==> flow/design.v <==
`timescale 1ns/1ns
module cpx_multiply #(parameter xi_bits = 12,
		                  parameter xq_bits = 12,
		                  parameter yi_bits = 12,
		                  parameter yq_bits = 12,
		                  parameter i_bits = 24,
		                  parameter q_bits = 24
		                  )
   (input clk,
    input                      rst,
    input                      m_axis_tready,
    input                      m_axis_tvalid,
    input signed [xi_bits-1:0] xi,
    input signed [xq_bits-1:0] xq,
    input signed [yi_bits-1:0] yi,
    input signed [yq_bits-1:0] yq,
    output reg                 s_axis_tready,
    output signed [i_bits-1:0] i,
    output signed [q_bits-1:0] q,
    output reg                 s_axis_tvalid
    );
   reg [2:0]                   pipeline;
   reg signed [(xi_bits + yi_bits)-1:0] 	   i_sub;
   reg signed [(xi_bits + yi_bits)-1:0]      i_sub_out;
   reg signed [(xq_bits + yq_bits)-1:0]      q_add;
   reg signed [(xq_bits + yq_bits)-1:0]      q_add_out;
   reg signed [(xi_bits + yi_bits)-1:0]      xu;
   reg signed [(xi_bits + yi_bits)-1:0]      xu_out;
   reg signed [(xq_bits + yq_bits)-1:0]      yv;
   reg signed [(xq_bits + yq_bits)-1:0]      yv_out;
   reg signed [(xi_bits + yq_bits)-1:0]      xv;
   reg signed [(xi_bits + yq_bits)-1:0]      xv_out;
   reg signed [(xq_bits + yi_bits)-1:0]      yu;
   reg signed [(xq_bits + yi_bits)-1:0]      yu_out;
   assign i = i_sub_out[(xi_bits+yi_bits)-1: (xi_bits+yi_bits-i_bits)];
   assign q = q_add_out[(xq_bits+yq_bits)-1: (xq_bits+yq_bits-q_bits)];
   always @(posedge clk) begin
      if (rst) begin
         xu <= 'd0;
         yv <= 'd0;
         xv <= 'd0;
         yu <= 'd0;
      end else if (m_axis_tvalid & s_axis_tready) begin
         xu <= xi * yi;
         yv <= xq * yq;
         xv <= xi * yq;
         yu <= xq * yi;
      end else begin
         xu <= xu;
         yv <= yv;
         xv <= xv;
         yu <= yu;
      end  
   end
   always @(posedge clk) begin
      if (rst) begin
         xu_out <= 'd0;
         yv_out <= 'd0;
         xv_out <= 'd0;
         yu_out <= 'd0;
         i_sub <= 'd0;
         i_sub_out <= 'd0;
         q_add <= 'd0;
         q_add_out <= 'd0;
      end else if(m_axis_tready) begin
         xu_out <= xu;
         yv_out <= yv;
         xv_out <= xv;
         yu_out <= yu;
         i_sub <= xu_out - yv_out;
         i_sub_out <= i_sub;
         q_add <= xv_out + yu_out;
         q_add_out <= q_add;
      end  
      else begin
         xu_out <= xu_out;
         yv_out <= yv_out;
         xv_out <= xv_out;
         yu_out <= yu_out;
         i_sub <= i_sub;
         i_sub_out <= i_sub_out;
         q_add <= q_add;
         q_add_out <= q_add_out;
      end  
   end  
   always @(posedge clk) begin
      if (rst) begin
         pipeline <= 3'b0;
         s_axis_tvalid <= 1'b0;
      end else begin
         if(m_axis_tvalid & s_axis_tready) begin
            pipeline <= (pipeline << 1) | {2'b00, m_axis_tready};
         end else if (m_axis_tready) begin
            pipeline <= (pipeline << 1);
         end
         s_axis_tvalid <= pipeline[2];
      end
   end  
   always @(posedge clk) begin
      if (rst) begin
         s_axis_tready <= 1'b0;
      end else begin
         s_axis_tready <= m_axis_tready | ~pipeline[0];
      end
   end
endmodule  
`timescale 1ns/1ns
module dot_prod_pip #(parameter xi_bits = 12,
                      parameter xq_bits = 12,
                      parameter yi_bits = 12,
                      parameter yq_bits = 12,
                      parameter i_bits = 24,
                      parameter q_bits = 24,
                      parameter dot_length = 5,
                      parameter dot_length_counter_bits = 3,
                      parameter sum_i_bits = 24,
                      parameter sum_q_bits = 24
                      )
   (input clk,
    input                          rst,
    input                          m_axis_product_tready,
    input                          m_axis_x_tvalid,
    input [xi_bits - 1:0]          xi,
    input [xq_bits - 1:0]          xq,
    input                          m_axis_y_tvalid,
    input [yi_bits - 1:0]          yi,
    input [yq_bits - 1:0]          yq,
    output reg                     s_axis_product_tvalid,
    output reg signed [i_bits-1:0] i,
    output reg signed [q_bits-1:0] q
    );
   wire                            cpx_m_axis_tvalid;
   wire signed [xi_bits + yi_bits -1:0] mult_out_i;
   wire signed [xq_bits + yq_bits -1:0] mult_out_q;
   wire signed [sum_i_bits - 1:0]       mult_out_i_extended;
   wire signed [sum_q_bits - 1:0]       mult_out_q_extended;
   reg signed [sum_i_bits - 1:0]        sum_i;
   reg signed [sum_q_bits - 1:0]        sum_q;
   reg [dot_length_counter_bits:0]      dot_length_counter;
   wire [31:0]                          dot_length_counter_extended;
   wire                                 s_axis_cpx_tvalid;
   wire                                 s_axis_cpx_tready;
   assign cpx_m_axis_tvalid = m_axis_x_tvalid & m_axis_y_tvalid;
   assign mult_out_i_extended = { {(sum_i_bits - (xi_bits + yi_bits)){mult_out_i[xi_bits + yi_bits - 1]}}, mult_out_i};
   assign mult_out_q_extended = { {(sum_q_bits - (xq_bits + yq_bits)){mult_out_q[xq_bits + yq_bits - 1]}}, mult_out_q};
   assign dot_length_counter_extended = { {(31 - dot_length_counter_bits){dot_length_counter[dot_length_counter_bits]}}, dot_length_counter};
   cpx_multiply #(.xi_bits(xi_bits),
                  .xq_bits(xq_bits),
                  .yi_bits(yi_bits),
                  .yq_bits(yq_bits),
                  .i_bits(xi_bits + yi_bits),
                  .q_bits(xq_bits + yq_bits)) cpx_multiply_dot_pip(.clk(clk),
                                                                   .rst(rst),
                                                                   .m_axis_tready(m_axis_product_tready),
                                                                   .m_axis_tvalid(cpx_m_axis_tvalid),
                                                                   .xi(xi),
                                                                   .xq(xq),
                                                                   .yi(yi),
                                                                   .yq(yq),
                                                                   .i(mult_out_i),
                                                                   .q(mult_out_q),
                                                                   .s_axis_tready(s_axis_cpx_tready),
                                                                   .s_axis_tvalid(s_axis_cpx_tvalid));
   always @(posedge clk) begin
      if (rst) begin
         dot_length_counter <= -'d1;
         sum_i <= 'd0;
         sum_q <= 'd0;
      end
      else if (s_axis_cpx_tvalid && m_axis_product_tready) begin
         if (dot_length_counter_extended < (dot_length - 1)) begin
            dot_length_counter <= dot_length_counter + 1'b1;
            sum_i <= sum_i + mult_out_i_extended;
            sum_q <= sum_q + mult_out_q_extended;
         end
         else begin
            dot_length_counter <= 'd0;
            sum_i <= mult_out_i_extended;
            sum_q <= mult_out_q_extended;
         end  
      end  
      else if (m_axis_product_tready) begin
         if(dot_length_counter_extended == (dot_length - 1)) begin
            dot_length_counter <= 'd0;
            sum_i <= 'd0;
            sum_q <= 'd0;
         end
      end
   end  
   always @(posedge clk) begin
      if (rst) begin
         s_axis_product_tvalid <= 1'b0;
         i <= 'd0;
         q <= 'd0;
      end
      else if(dot_length_counter_extended == (dot_length - 1)) begin
         s_axis_product_tvalid <= 1'b1;
         i <= sum_i[sum_i_bits - 1:(sum_i_bits - i_bits)];
         q <= sum_q[sum_q_bits - 1:(sum_q_bits - q_bits)];
      end
      else begin
         s_axis_product_tvalid <= 1'b0;
         i <= i;
         q <= q;
      end
   end
endmodule  
`timescale 1ns/1ns
module arg_max #(parameter buffer_length = 10,
                 parameter index_bits = 4,
                 parameter out_max_bits = 4,
                 parameter i_bits = 12,
                 parameter q_bits = 12
                 )
   (input clk,
    input                           rst,
    input                           m_axis_tvalid,
    input signed [i_bits - 1:0]     xi,
    input signed [q_bits - 1:0]     xq,
    output reg                      s_axis_tready,
    input                           m_axis_tready,
    output reg [out_max_bits - 1:0] out_max,
    output reg [index_bits-1:0]     index,
    output reg                      s_axis_tvalid
    );
   reg signed [index_bits:0]        icounter;
   wire signed [31:0]               icounter_extended;
   reg [i_bits + i_bits - 2:0]      i_square;
   reg [q_bits + q_bits - 2:0]      q_square;
   reg [out_max_bits - 1:0]         argsum;
   reg                              sq_stage_valid;
   reg                              sum_stage_valid;
   reg                              cmp_stage_valid;
   wire                             result_collected;
   reg                              result_collected_buff;
   wire                             result_collected_cond;
   assign icounter_extended = { {(31 - index_bits){icounter[index_bits]}}, icounter};
   assign result_collected = s_axis_tvalid & m_axis_tready;
   assign result_collected_cond = result_collected | result_collected_buff;
   always @(posedge clk) begin
      if (rst) begin
         s_axis_tready <= 1'b0;
      end
      else if (icounter_extended < buffer_length) begin
         s_axis_tready <= 1'b1;
      end
      else if ((icounter_extended == buffer_length) | result_collected_cond) begin
         s_axis_tready <= 1'b1;
      end
      else begin
         s_axis_tready <= 1'b0;
      end
   end
   always @(posedge clk) begin
      if (rst) begin
         i_square <= 'd0;
         q_square <= 'd0;
         sq_stage_valid <= 1'b0;
      end
      else if (m_axis_tvalid & (s_axis_tready)) begin
         i_square <= xi * xi;
         q_square <= xq * xq;
         sq_stage_valid <= 1'b1;
      end else begin
         i_square <= i_square;
         q_square <= q_square;
         sq_stage_valid <= 1'b0;
      end
   end
   always @(posedge clk) begin
      if (rst) begin
         argsum <= 'd0;
         sum_stage_valid <= 1'b0;
      end
      else if (sq_stage_valid) begin
         argsum <= i_square + q_square;
         sum_stage_valid <= 1'b1;
      end
      else if ((icounter_extended == buffer_length -1) && !sq_stage_valid) begin
         argsum <= 'd0;
         sum_stage_valid <= 1'b0;
      end
      else begin
         argsum <= argsum;
         sum_stage_valid <= 1'b0;
      end
   end
   always @(posedge clk) begin
      if (rst) begin
         index <= 'd0;
         out_max <= 'd0;
         cmp_stage_valid <= 1'b0;
      end
      else if ((icounter_extended == 'd0) && !sum_stage_valid && result_collected_cond) begin
         index <= 'd0;
         out_max <= argsum;
         cmp_stage_valid <= 1'b0;
      end
      else if ((argsum > out_max) && sum_stage_valid) begin
         index <= icounter[index_bits - 1:0];
         out_max <= argsum;
         cmp_stage_valid <= 1'b1;
      end
      else if (sum_stage_valid) begin
         index <= index;
         out_max <= out_max;
         cmp_stage_valid <= 1'b1;
      end
      else begin
         index <= index;
         out_max <= out_max;
         cmp_stage_valid <= 1'b0;
      end
   end  
   always @(posedge clk) begin
      if (rst) begin
         icounter <= 'd0;
      end
      else if (icounter_extended < (buffer_length - 1)) begin
         if (sum_stage_valid) begin
            icounter <= icounter + 1'b1;
         end else begin
            icounter <= icounter;
         end
      end
      else if (icounter_extended == (buffer_length - 1)) begin
         icounter <= 'd0;
      end else begin
         icounter <= icounter;
      end
   end  
   always @(posedge clk) begin
      if (rst) begin
         result_collected_buff <= 1'b0;
         s_axis_tvalid <= 1'b0;
      end
      else begin
         result_collected_buff <= result_collected;
         if (result_collected_cond) begin
            s_axis_tvalid <= 1'b0;
         end
         else if (icounter_extended == (buffer_length - 1)) begin
            s_axis_tvalid <= 1'b1;
         end
         else begin
            s_axis_tvalid <= s_axis_tvalid;
         end
      end
   end
endmodule  
`timescale 1ns/1ns
module x_corr #(parameter xi_bits = 12,
                parameter xq_bits = 12,
                parameter yi_bits = 12,
                parameter yq_bits = 12,
                parameter i_bits = 31,
                parameter q_bits = 31,
                parameter length = 102,
                parameter length_counter_bits = 7,
                parameter out_max_bits = 62
                )
   (input clk,
    input                              rst,
    output                             s_axis_tready,
    input [xi_bits - 1:0]              xi,
    input [xq_bits - 1:0]              xq,
    input [yi_bits - 1:0]              yi,
    input [yq_bits - 1:0]              yq,
    input                              m_axis_tvalid,
    input                              m_axis_tready,
    output [out_max_bits - 1:0]        out_max,
    output [length_counter_bits - 1:0] index,
    output                             s_axis_tvalid
    );
   wire                                s_axis_product_tvalid;
   wire                                m_axis_x_tvalid;
   wire                                m_axis_y_tvalid;
   wire                                m_axis_product_tready;
   wire signed [31 - 1:0] i;
   wire signed [31 - 1:0] q;
   assign m_axis_x_tvalid = m_axis_tvalid;
   assign m_axis_y_tvalid = m_axis_tvalid;
   assign m_axis_product_tready = s_axis_tready;
   dot_prod_pip #(.xi_bits(12),
                  .xq_bits(12),
                  .yi_bits(12),
                  .yq_bits(12),
                  .i_bits(31),
                  .q_bits(31),
                  .dot_length(100),
                  .dot_length_counter_bits(7),
                  .sum_i_bits(31),
                  .sum_q_bits(31)
                  ) dp_x_corr (.clk(clk),
                               .rst(rst),
                               .m_axis_product_tready(m_axis_product_tready),
                               .m_axis_x_tvalid(m_axis_x_tvalid),
                               .xi(xi),
                               .xq(xq),
                               .m_axis_y_tvalid(m_axis_y_tvalid),
                               .yi(yi),
                               .yq(yq),
                               .s_axis_product_tvalid(s_axis_product_tvalid),
                               .i(i),
                               .q(q)
                               );
                                  arg_max #(.buffer_length(length),
                                            .index_bits(length_counter_bits),
                                            .out_max_bits(out_max_bits),
                                            .i_bits(31),
                                            .q_bits(31)) arg_max_xc(.clk(clk),
                                                                    .rst(rst),
                                                                    .m_axis_tvalid(s_axis_product_tvalid),
                                                                    .xi(i),
                                                                    .xq(q),
                                                                    .s_axis_tready(s_axis_tready),
                                                                    .m_axis_tready(m_axis_tready),
                                                                    .out_max(out_max),
                                                                    .index(index),
                                                                    .s_axis_tvalid(s_axis_tvalid)
                                                                    );
endmodule  
; Tool chain data of x_corr
; Tool output for the design above before and after an edit, in the order of the flow.
; Lines under "before" count in the file above, lines under "after" in the edited file.
; "change": "after" minus "before" as printed here.
; Cell names lack the library's common part.
; The mark - stands for no value.
[design]
design = x_corr
clk_port = clk
cell_library = sky130hd
corner = tt_025C_1v80

; The edit
; The edit as a unified diff against the file above.
; This change comes from a script, not from a designer. The edited design behaves differently; no optimisation was intended.
; begin of diff
@@ -366,5 +366,5 @@
     input [xq_bits - 1:0]              xq,
     input [yi_bits - 1:0]              yi,
-    input [yq_bits - 1:0]              yq,
+    input [yq_bits - 1:0]              yq_ext,
     input                              m_axis_tvalid,
     input                              m_axis_tready,
@@ -373,4 +373,6 @@
     output                             s_axis_tvalid
     );
+   reg [yq_bits - 1:0] yq;
+   always @(posedge clk) yq <= yq_ext;
    wire                                s_axis_product_tvalid;
    wire                                m_axis_x_tvalid;
; end of diff

; After elaboration
; Yosys after proc, flatten, opt, wreduce and memory -nomap, before mapping. Memory bits, and registers merged into a memory's read port (data or address), are not among the register bits. Print and check cells are not counted. Equal cells are merged and count once.
[bits]
columns = element, before, after, change
row1 = reg_bits, 692, 704, 12
row2 = out_inout_bits, 71, 71, 0
[op_classes]
columns = element, before, after, change
row1 = add_sub_neg, 7, 7, 0
row2 = mul, 6, 6, 0
row3 = cmp, 4, 4, 0
row4 = n_eq, 4, 4, 0
row5 = muxes, 24, 24, 0
row6 = logic, 8, 8, 0
row7 = reduce_and_logical, 18, 18, 0
; Unchanged operator kinds not shown: 28.

; Logic depth
; Depth = most cells in a row (Yosys ltp): at word level without a register or memory, in the mapped netlist without a sequential cell, where the memories' decode and read muxes count.
[depth]
columns = element, before, after, change
row1 = ltp_word, 5, 5, 0
row2 = ABC_AREA, 0, 0, -
row3 = depth_mapped, 33, 31, -2
row4 = mapped_depth_nobuf, 30, 29, -1

; Mapped cells and area
; The flow's flattened synthesis, as Yosys stat reports it; memories are mapped. The netlist is that of the ABC_AREA named above (0 if unset); the other value can give another one.
[types]
columns = cell_type, before, after, change
row1 = nor2_1, 739, 606, -133
row2 = or3_1, 38, 106, 68
row3 = o21ai_0, 239, 305, 66
row4 = mux2i_1, 245, 195, -50
row5 = xnor2_1, 254, 218, -36
row6 = a21oi_1, 556, 589, 33
row7 = and3_1, 35, 60, 25
row8 = nand2_1, 1529, 1507, -22
row9 = clkbuf_1, 502, 519, 17
row10 = nand3_1, 88, 105, 17
row11 = o31ai_1, 20, 34, 14
row12 = a31oi_1, 41, 54, 13
row13 = nor3b_1, 3, 16, 13
row14 = dfxtp_1, 690, 702, 12
row15 = nor2b_1, 61, 50, -11
row16 = o21a_1, 54, 65, 11
row17 = buf_2, 11, 1, -10
row18 = nor4b_1, 6, 15, 9
; Unchanged cell types not shown: 8.
; The list need not be complete.
[mapped]
columns = element, before, after, change
row1 = cell_count, 12822, 12887, 65
row2 = mapped_area_um2, 115803.6, 116295.3, 491.7
row3 = sequential_area_um2, 13813.2, 14053.5, 240.3
row4 = ff_cells, 690, 702, 12
row5 = buf_cells, 535, 546, 11
; The figures by module come from a second, unflattened synthesis with its own total; it is not the netlist above.
[hier_totals]
columns = element, before, after, change
row1 = cells_unflattened, 13057, 12916, -141
row2 = hier_area_um2, 117006.0, 116664.4, -341.6
; Rows give one instance, submodules left out.
[modules_before]
columns = module, n_inst, n_cells, mod_area_um2, seq_area_um2
row1 = arg_max, 1, 8157, 74744.2, 5285.1
row2 = cpx_multiply, 1, 3869, 34090.2, 5865.6
row3 = dot_prod_pip, 1, 1031, 8171.6, 2662.6
row4 = x_corr, 1, 0, 0.0, 0.0
[modules_after]
columns = module, n_inst, n_cells, mod_area_um2, seq_area_um2
row1 = arg_max, 1, 8004, 74162.4, 5285.1
row2 = cpx_multiply, 1, 3869, 34090.2, 5865.6
row3 = dot_prod_pip, 1, 1031, 8171.6, 2662.6
row4 = x_corr, 1, 12, 240.2, 240.2

; Path before layout
; OpenSTA on the mapped netlist: ideal clock, no wires. The path of least setup slack (recovery checks aside). Input and output delay are each 20% of the period. Register names are those of the netlist, which keeps one name where synthesis merged equal registers.
[synth_path]
columns = element, before, after, change
row1 = path_kind, register -> register, register -> register, -
row2 = start, register dp_x_corr.q[30], register dp_x_corr.q[30], -
row3 = end, register arg_max_xc.q_square[60], register arg_max_xc.q_square[55], -
row4 = period_ps, 10000, 10000, 0
row5 = setup_ps, 103, 122, 19
row6 = t_first_pin_ps, 0, 0, 0
row7 = t_arrival_ps, 8334, 8065, -269
row8 = setup_slack_ps, 1562, 1813, 251
row9 = delay_ps, 8437, 8187, -250
row10 = driving_pins, 32, 29, -3
row11 = n_path_buf, 3, 3, 0
row12 = period_less_setup_slack_ps, 8438, 8187, -251
; "delay_ps" = arrival - input delay + setup time.
; "driving_pins" counts driving pins, that of a launching flip-flop among them; a cell with two outputs on the path counts twice.
; "period_less_setup_slack_ps" is the clock period less the worst setup slack; recovery checks do not enter. This is arithmetic on one report: input and output delays are still those of the set period (20% each).
; The rows between start and end are the longest chain of elaborated cells between them; the timing report does not say that the signal goes this way. Where chains are equally long, one stands for them.
; Each line given opens the expression or statement behind the cell; cells for indexed reads and writes are added by Yosys, which also makes memories of some case tables.
; A register here has more assigning lines than the two given.
[synth_via_before]
path_cell_list = dfxtp_1 -> clkbuf_1 -> clkinv_1 -> clkbuf_1 -> nor2_1 -> fa_1 -> inv_1 -> fa_1 -> inv_1 -> fa_1 -> inv_1 -> fa_1 -> inv_1 -> fa_1 -> fa_1 -> inv_1 -> fa_1 -> fa_1 -> inv_1 -> ha_1 -> clkbuf_1 -> a21oi_1 -> o21ai_0 -> or2_2 -> o22ai_1 -> nor2_1 -> a22oi_2 -> nand2_2 -> o41ai_4 -> o311a_2 -> nor2_1 -> a2111oi_2
elab_chain_len = 1
cone_cells = 1
lines_between = 1
cone_classes = mul: 1
[synth_lines_before]
columns = element, line
row1 = from (decl), 130  ; output reg signed [q_bits-1:0] q
row2 = from (assign), 199  ; q <= sum_q[sum_q_bits - 1:(sum_q_bits - q_bits)];
row3 = from (assign), 204  ; q <= q;
row4 = multiplier 31 x 31 -> 61 bit, 262  ; q_square <= xq * xq;
row5 = to (assign), 262
row6 = to (assign), 266  ; q_square <= q_square;
row7 = to (decl), 229  ; reg [q_bits + q_bits - 2:0]      q_square;
[synth_via_after]
path_cell_list = dfxtp_1 -> clkbuf_1 -> clkinv_1 -> clkbuf_1 -> nor2_1 -> fa_1 -> inv_1 -> fa_1 -> inv_1 -> fa_1 -> inv_1 -> fa_1 -> inv_1 -> fa_1 -> fa_1 -> fa_1 -> inv_1 -> fa_1 -> inv_1 -> ha_1 -> clkbuf_1 -> nand4_1 -> nor3_1 -> a21oi_1 -> o21ai_1 -> a31oi_2 -> o211a_1 -> o311a_1 -> o311a_1
elab_chain_len = 1
cone_cells = 1
lines_between = 1
cone_classes = mul: 1
[synth_lines_after]
columns = element, line
row1 = from (decl), 130  ; output reg signed [q_bits-1:0] q
row2 = from (assign), 199  ; q <= sum_q[sum_q_bits - 1:(sum_q_bits - q_bits)];
row3 = from (assign), 204  ; q <= q;
row4 = multiplier 31 x 31 -> 61 bit, 262  ; q_square <= xq * xq;
row5 = to (assign), 262
row6 = to (assign), 266  ; q_square <= q_square;
row7 = to (decl), 229  ; reg [q_bits + q_bits - 2:0]      q_square;

; Path in the finished layout
; Path of least setup slack in the final report of each run of pair A (OpenROAD, finished layout, wires in). Where an end is a register, its clock arrival counts in the times.
; The path's times are printed in steps of 10 ps; the period is the one set.
[layout_path]
columns = element, before, after, change
row1 = path_kind, register -> register, register -> register, -
row2 = start, register dp_x_corr.q[16], register dp_x_corr.q[12], -
row3 = end, register arg_max_xc.q_square[47], register arg_max_xc.q_square[55], -
row4 = period_ps, 9080, 9080, 0
row5 = setup_ps, 100, 60, -40
row6 = t_first_pin_ps, 670, 690, 20
row7 = t_arrival_ps, 9180, 9240, 60
row8 = setup_slack_ps, 500, 440, -60
row9 = driving_pins, 29, 26, -3
row10 = n_path_buf, 2, 1, -1
; The rows between start and end are the longest chain of elaborated cells between them; the timing report does not say that the signal goes this way. Where chains are equally long, one stands for them.
; A register here has more assigning lines than the two given.
[layout_via_before]
path_cell_list = dfxtp_1 -> inv_1 -> buf_4 -> nor2_1 -> buf_4 -> fa_1 -> fa_1 -> fa_1 -> inv_1 -> fa_1 -> inv_1 -> fa_1 -> fa_1 -> fa_1 -> inv_1 -> fa_1 -> inv_1 -> ha_1 -> nand2_1 -> or2_2 -> nor2_1 -> and4_1 -> a21oi_1 -> a21oi_1 -> a21boi_1 -> o21ai_0 -> a31oi_1 -> xnor2_1 -> a22o_1
elab_chain_len = 1
cone_cells = 1
lines_between = 1
cone_classes = mul: 1
[layout_lines_before]
columns = element, line
row1 = from (decl), 130  ; output reg signed [q_bits-1:0] q
row2 = from (assign), 199  ; q <= sum_q[sum_q_bits - 1:(sum_q_bits - q_bits)];
row3 = from (assign), 204  ; q <= q;
row4 = multiplier 31 x 31 -> 61 bit, 262  ; q_square <= xq * xq;
row5 = to (assign), 262
row6 = to (assign), 266  ; q_square <= q_square;
row7 = to (decl), 229  ; reg [q_bits + q_bits - 2:0]      q_square;
[layout_via_after]
path_cell_list = dfxtp_1 -> buf_4 -> and2_1 -> fa_1 -> fa_1 -> inv_1 -> fa_1 -> inv_1 -> fa_1 -> fa_1 -> fa_1 -> fa_1 -> inv_1 -> fa_1 -> inv_1 -> ha_1 -> nand4_1 -> nor2_2 -> nand2_1 -> or3_1 -> a31oi_1 -> or2_2 -> a31oi_2 -> o211a_1 -> a2111oi_0 -> o311a_1
elab_chain_len = 1
cone_cells = 1
lines_between = 1
cone_classes = mul: 1
[layout_lines_after]
columns = element, line
row1 = from (decl), 130  ; output reg signed [q_bits-1:0] q
row2 = from (assign), 199  ; q <= sum_q[sum_q_bits - 1:(sum_q_bits - q_bits)];
row3 = from (assign), 204  ; q <= q;
row4 = multiplier 31 x 31 -> 61 bit, 262  ; q_square <= xq * xq;
row5 = to (assign), 262
row6 = to (assign), 266  ; q_square <= q_square;
row7 = to (decl), 229  ; reg [q_bits + q_bits - 2:0]      q_square;

; Layout results
; Both versions went through the flow (Yosys, OpenROAD) with the same settings in each pair. Constraints: input delay and output delay 20% of the set period each, output load 0.01 pF.
[settings_pair_A]
CORE_UTILIZATION = 40
period_ns = 9.08
CAP_MARGIN = 20
CORE_MARGIN = 2
SLEW_MARGIN = 20
[results_pair_A]
columns = element, before, after, change
row1 = yosys_chip_area_um2, 115803.6, 116295.3, 491.7
row2 = die_um2, 293829.0, 295066.0, 1237.0
row3 = post_route_stdcell_area_um2, 124733.0, 124992.0, 259.0
row4 = finalUtil_pct, 43.3, 43.3, 0.0
row5 = final_setup_ws_ps, 504, 443, -61
row6 = final_power_mw, 17.049, 16.663, -0.386
row7 = achieved_period_ps, 8576, 8637, 61
[settings_pair_B]
CORE_UTILIZATION = 50
CTS_CLUSTER_DIAMETER = 279
GPL_TIMING_DRIVEN = 0
MAX_ROUTING_LAYER = met5
MIN_ROUTING_LAYER = met1
PLACE_DENSITY_LB_ADDON = 0.24
SETUP_SLACK_MARGIN = 0.44
SLEW_MARGIN = 30
period_ns = 7.95
CAP_MARGIN = 20
CORE_MARGIN = 2
[results_pair_B]
columns = element, before, after, change
row1 = yosys_chip_area_um2, 115803.6, 116295.3, 491.7
row2 = die_um2, 235472.0, 236463.0, 991.0
row3 = post_route_stdcell_area_um2, 133922.0, 132598.0, -1324.0
row4 = finalUtil_pct, 58.2, 57.2, -1.0
row5 = final_setup_ws_ps, -390, -126, 264
row6 = final_power_mw, 21.026, 19.845, -1.181
row7 = achieved_period_ps, 8340, 8076, -264
; "achieved_period_ps" means the clock period less the worst setup slack. The figure is calculated, with input and output delays left at 20% of the set period.
; "final_power_mw" is the tool's figure for a default switching activity; nothing was simulated.
